==> flow/design.v <==
module jt49_dcrm2 #(parameter sw=8) (
    input                clk,
    input                cen,
    input                rst,
    input         [sw-1:0]  din,
    output signed [sw-1:0]  dout
);
localparam dw=10;  
reg  signed [sw+dw:0] integ, exact, error;
reg  signed [sw:0] pre_dout;
reg signed [sw:0] q;
always @(*) begin
    exact = integ+error;
    q = exact[sw+dw:dw];
    pre_dout  = { 1'b0, din } - q;
end
assign dout = pre_dout[sw-1:0];
always @(posedge clk)
    if( rst ) begin
        integ <= {sw+dw+1{1'b0}};
        error <= {sw+dw+1{1'b0}};
    end else if( cen ) begin
        integ <= integ + pre_dout;  
        error <= exact-{q, {dw{1'b0}}};
    end
endmodule
module iir_1st_order
#(
	parameter COEFF_WIDTH = 18,
	parameter COEFF_SCALE = 15,
	parameter DATA_WIDTH  = 16,
	parameter COUNT_BITS  = 10
)
(
	input clk,
	input reset,
	input [COUNT_BITS - 1 : 0] div,
	input signed [COEFF_WIDTH - 1 : 0] A2, B1, B2,
   input signed [DATA_WIDTH - 1 :0] in,
   output [DATA_WIDTH - 1:0] out
);
	reg signed [DATA_WIDTH-1:0] x0,x1,y0;
	reg signed [DATA_WIDTH + COEFF_WIDTH - 1 : 0] out32;
	reg [COUNT_BITS - 1:0] count;
	assign out = y0;
	always @ (*) begin
		out32 <= (B1*x0 + B2*x1) - A2*y0;  
	end
	always @ (posedge clk) begin
		if(reset) begin
			count <= 0;
			x0 <= 0;
			x1 <= 0;
			y0 <= 0;
		end
		else begin
			count <= count + 1'd1;
			if (count == div - 1) begin
					count <= 0;
					y0 <= {out32[DATA_WIDTH + COEFF_WIDTH - 1] , out32[COEFF_SCALE + DATA_WIDTH - 2 : COEFF_SCALE]};
					x1 <= x0;
					x0 <= in;
			end
		end
	end
endmodule  
module iir_2nd_order
#(
	parameter COEFF_WIDTH = 18,
	parameter COEFF_SCALE = 14,
	parameter DATA_WIDTH  = 16,
	parameter COUNT_BITS  = 10
)
(
	input clk,
	input reset,
	input [COUNT_BITS - 1 : 0] div,
	input signed [COEFF_WIDTH - 1 : 0] A2, A3, B1, B2, B3,
   input signed [DATA_WIDTH - 1 : 0] in,
   output [DATA_WIDTH - 1 : 0] out
);
	reg signed [DATA_WIDTH-1 : 0] x0,x1,x2;
	reg signed [DATA_WIDTH-1 : 0] y0,y1;
	reg signed [(DATA_WIDTH + COEFF_WIDTH - 1) : 0] out32;
	reg [COUNT_BITS : 0] count;
	assign out = y0;
	always @ (*) begin
		out32 <= (B1*x0 + B2*x1 + B3*x2) - (A2*y0 + A3*y1);  
	end
	always @ (posedge clk) begin
		if(reset) begin
			count <=  0;
			x0 <= 0;
			x1 <= 0;
			x2 <= 0;
			y0 <= 0;
			y1 <= 0; 
		end
		else begin
			count <= count + 1'd1;
			if (count == div - 1) begin
					count <= 0;
					y1 <= y0;
					y0 <= {out32[DATA_WIDTH + COEFF_WIDTH - 1] , out32[(DATA_WIDTH + COEFF_SCALE - 2) : COEFF_SCALE]};
					x2 <= x1;
					x1 <= x0;
					x0 <= in;
			end
		end
	end
endmodule  
module arkanoid_lpf(
	input clk,
	input reset,
	input signed [15:0] in,
	output signed [15:0] out);
	wire [9:0] div = 10'd256;  
	wire signed [17:0] A2;
	wire signed [17:0] B2;
	wire signed [17:0] B1;
	wire signed [15:0] audio_post_lpf1;
	assign A2 = -18'd18211;
	assign B1 = 18'd7278;
	assign B2 = 18'd7278;
	iir_1st_order lpf6db(.clk(clk),
								.reset(reset),
								.div(div),
								.A2(A2),
								.B1(B1),
								.B2(B2),
								.in(in),
								.out(audio_post_lpf1)); 
	assign out = audio_post_lpf1;
endmodule
module arkanoid_audio
(
	input                clk_48m,
	input                reset,       
	input          [9:0] sound_raw,   
	input                pause,
	input                vol_boost,
	output signed [15:0] sound
);
reg [8:0] div;
always @(posedge clk_48m) begin
	if(!reset)
		div <= 9'd0;
	else
		div <= div + 9'd1;
end
wire dcrm_cen = !div;
wire signed [15:0] sound_dcrm;
jt49_dcrm2 #(16) dcrm
(
	.clk(clk_48m),
	.cen(dcrm_cen),
	.rst(~reset),
	.din({5'd0, sound_raw}),
	.dout(sound_dcrm)
);
wire signed [15:0] sound_filtered;
arkanoid_lpf lpf
(
	.clk(clk_48m),
	.reset(~reset),
	.in(sound_dcrm),
	.out(sound_filtered)
);
assign sound = pause ? 16'd0 : vol_boost ? (sound_filtered <<< 16'd5) : (sound_filtered <<< 16'd4);
endmodule
-- Step by step through the tools: arkanoid_audio
The steps from the RTL of arkanoid_audio to its reports follow in flow order.
Line numbers count from 1 in the design file above.
Cell names lack the library's common part.
A cell with - has no value.
- top module: arkanoid_audio
- clock input: clk_48m
- cell library: sky130hd
- corner: tt_025C_1v80

-- After elaboration
Counts by Yosys on the flattened word-level netlist (proc, flatten, opt, wreduce; memories kept). Register bits leave out memories and registers merged into their read ports (data or address); mux counts leave out enables and synchronous resets folded into registers. Print and check cells are left out. Cells with the same type and inputs are merged into one.
- input port bits: 14
- output and inout bits: 16
- register bits at 121
- elaborated cells: 24
- mux-type cells at 2
- equality and inequality tests: 1
- multiply operators at 3
- bitwise operators: 1
- noted reductions and logical operators: 2
- $add $sub $neg at 8
- operator list (kind ; number):
    13-bit by 16-bit multiplier with 29-bit output with constant A ; 2
    16-bit by 16-bit multiplier with 32-bit output with constant A ; 1
    31-bit by 32-bit subtractor with 33-bit output ; 1
    16-bit two-way mux ; 2
    30-bit by 30-bit adder with 31-bit output ; 1
    27-bit by 17-bit adder with 27-bit output ; 1
    27-bit adder ; 1
    27-bit subtractor ; 1
    10-bit by 17-bit subtractor with 17-bit output ; 1
    10-bit by 1-bit adder with 10-bit output with constant B ; 1
    10-bit by 8-bit == test with 1-bit output with constant B ; 1
    9-bit by 1-bit adder with 9-bit output with constant B ; 1
    9-bit logical NOT ; 1
    2-bit OR reduction ; 1
    1-bit inverter ; 1

-- Depth
Depth = most cells in a row (Yosys ltp): at word level without a register or memory, in the mapped netlist without a sequential cell, where the memories' decode and read muxes count.
- word-level depth at 3
- ABC_AREA: 1
- gate-level depth with buffers at 44
- noted gate-level depth less buffers: 44

-- Synthesis result
Source: synth_stat.txt of the flow (Yosys; design flattened, memories mapped). It holds for the ABC_AREA given above (unset counts as 0); a run with the other value may have another netlist.
- cells by type (cell type ; number ; total area (um^2)):
    fa_1 ; 355 ; 7.11E+03
    ha_1 ; 336 ; 4.2E+03
    inv_1 ; 761 ; 2856.49
    dfxtp_1 ; 104 ; 2.08E+03
    nand2_1 ; 324 ; 1.22E+03
    a21oi_1 ; 169 ; 845.811
    xor2_1 ; 94 ; 823.29
    nor2_1 ; 172 ; 645.619
    o21ai_0 ; 116 ; 580.557
    xnor2_1 ; 51 ; 446.678
    nand3_1 ; 88 ; 440.422
    nor3_1 ; 28 ; 140.134
    nand4_1 ; 22 ; 137.632
    o22ai_1 ; 20 ; 125.12
    a21o_1 ; 16 ; 120.115
    a211oi_1 ; 15 ; 112.608
    o211ai_1 ; 15 ; 112.608
    a31oi_1 ; 15 ; 93.84
Not listed: further types 38, cells in them 136.
- mapped flip-flops: 104
- sequential area at 0.002082 mm^2
- noted cells in the netlist: 2837
- buffers at 30
- chip area (Yosys): 0.0230371 mm^2

-- Path before layout
Source: OpenSTA report_checks on the synthesized netlist (no wires, ideal clock, input and output delay 20% of the period each), path of least setup slack; recovery checks are left aside. Register names are those of the netlist, which keeps one name where synthesis merged equal registers.
- kind: reg2reg
- start: register lpf.lpf6db.x0[14]
- end: register lpf.lpf6db.y0[14]
- path delay: 8.648 ns
- required time at 19.885 ns
- setup slack: 11.352 ns
- period: 20.0 ns
- library setup time at 0.115 ns
- buffers on the path: 0
- data arrival time at 8.533 ns
- noted launch time at the first pin: 0.000 ns
- driving pins on the path: 42
- noted period reached after synthesis: 8.648 ns
"path delay" is the arrival time less input delay plus setup time.
"driving pins on the path": output pins that drive a net of the path, with the launching flip-flop's if there is one; two outputs of one cell count as two.
"period reached after synthesis" = period - worst setup slack (recovery checks aside). The figure is calculated, with input and output delays left at 20% of the set period.
The rows between start and end are the longest chain of elaborated cells between them; the timing report does not say that the signal goes this way. Where chains are equally long, one stands for them.
Each line given opens the expression or statement behind the cell; cells for indexed reads and writes are added by Yosys, which also makes memories of some case tables.
- cell sequence: dfxtp_1 > inv_1 > ha_1 > inv_1 > ha_1 > inv_1 > nand2_1 > nand2_1 > fa_1 > inv_1 > fa_1 > inv_1 > fa_1 > inv_1 > ha_1 > nand2_1 > nor3_1 > nor2_1 > [... 6 more ...] > xnor2_1 > fa_1 > inv_1 > fa_1 > fa_1 > fa_1 > fa_1 > fa_1 > inv_1 > ha_1 > nand2_1 > nor3_1 > nor3b_1 > nand3_1 > nand3_1 > nand2_1 > o21ai_0 > inv_1
- length of the longest elaborated chain: 3
- elaborated cells on any way between the ends: 3
- RTL lines with such cells: 1
- those cells by class: 2 x add/sub; 1 x mul
- ends and longest elaborated chain, post-synthesis (what ; line ; RTL):
    start, declared ; 42 ; reg signed [DATA_WIDTH-1:0] x0,x1,y0;
    start, assigned ; 52 ; x0 <= 0;
    start, assigned ; 62 ; x0 <= in;
    13-bit by 16-bit multiplier with 29-bit output ; 47 ; out32 <= (B1*x0 + B2*x1) - A2*y0;
    30-bit by 30-bit adder with 31-bit output ; 47 ;
    31-bit by 32-bit subtractor with 33-bit output ; 47 ;
    end, assigned ; 54 ; y0 <= 0;
    end, assigned ; 60 ; y0 <= {out32[DATA_WIDTH + COEFF_WIDTH - 1] , out32[COEFF_SCALE + DATA_WIDTH - 2 : COEFF_SCALE]};
    end, declared ; 42 ;

-- Path in the finished layout
Path of least setup slack in the final report of flow run 1 (OpenROAD, finished layout, wires in). Where an end is a register, its clock arrival counts in the times.
- kind: reg2reg
- start: register lpf.lpf6db.x0[3]
- end: register lpf.lpf6db.y0[3]
- period: 7.25 ns
- buffers on the path: 5
- setup slack: -2.83 ns
- library setup time at 0.10 ns
- data arrival time at 10.38 ns
- required time at 7.55 ns
- driving pins on the path: 39
- noted launch time at the first pin: 0.40 ns
The rows between start and end are the longest chain of elaborated cells between them; the timing report does not say that the signal goes this way. Where chains are equally long, one stands for them.
- cell sequence: dfxtp_4 > buf_4 > ha_1 > inv_1 > fa_1 > inv_2 > buf_4 > buf_4 > ha_1 > ha_1 > fa_1 > ha_4 > nand3_1 > nand2_1 > a21boi_2 > inv_2 > a31oi_4 > buf_6 > [... 3 more ...] > ha_4 > inv_2 > fa_2 > fa_1 > inv_1 > fa_1 > inv_2 > fa_2 > ha_4 > a21oi_1 > inv_1 > a31oi_1 > nand2_1 > a21boi_4 > or2_4 > nand3_2 > o211ai_1 > inv_1
- length of the longest elaborated chain: 3
- elaborated cells on any way between the ends: 3
- RTL lines with such cells: 1
- those cells by class: 2 x add/sub; 1 x mul
- ends and longest elaborated chain, post-layout (what ; line ; RTL):
    start, declared ; 42 ; reg signed [DATA_WIDTH-1:0] x0,x1,y0;
    start, assigned ; 52 ; x0 <= 0;
    start, assigned ; 62 ; x0 <= in;
    13-bit by 16-bit multiplier with 29-bit output ; 47 ; out32 <= (B1*x0 + B2*x1) - A2*y0;
    30-bit by 30-bit adder with 31-bit output ; 47 ;
    31-bit by 32-bit subtractor with 33-bit output ; 47 ;
    end, assigned ; 54 ; y0 <= 0;
    end, assigned ; 60 ; y0 <= {out32[DATA_WIDTH + COEFF_WIDTH - 1] , out32[COEFF_SCALE + DATA_WIDTH - 2 : COEFF_SCALE]};
    end, declared ; 42 ;

Subject: flow runs of arkanoid_audio

Hi,

Module arkanoid_audio, platform sky130hd: 2 stored runs of the flow (Yosys, OpenROAD) with differing settings, in no particular order. Input and output delays are each 20% of the period that was set; the output load is 0.01 pF.
"total design power" rests on the timing tool's default activity at the inputs, not on a simulated workload.

Flow run 1
Settings were ABC_AREA = 1; CORE_MARGIN = 10; CORE_UTILIZATION = 65; PLACE_DENSITY_LB_ADDON = 0.21; period_ns = 7.25; CAP_MARGIN = 20; SLEW_MARGIN = 20
- die footprint: 0.0433722 mm^2
- smallest setup slack at -2.831 ns
- noted the post-route utilization: 83.8%
- total design power at 3.910 mW
- synthesized cell area at 0.0230371 mm^2
- standard-cell area after routing: 0.0291667 mm^2

Flow run 2
Settings were CELL_PAD_IN_SITES_GLOBAL_PLACEMENT = 3; CORE_ASPECT_RATIO = 1.42; CORE_UTILIZATION = 71; CTS_CLUSTER_DIAMETER = 187; GPL_ROUTABILITY_DRIVEN = 1; MAX_ROUTING_LAYER = met5; MIN_ROUTING_LAYER = met2; PLACE_DENSITY_LB_ADDON = 0.16; period_ns = 7.34; CAP_MARGIN = 20; CORE_MARGIN = 2; SLEW_MARGIN = 20
- did not finish, placement stopped with FLW-0024

Regards
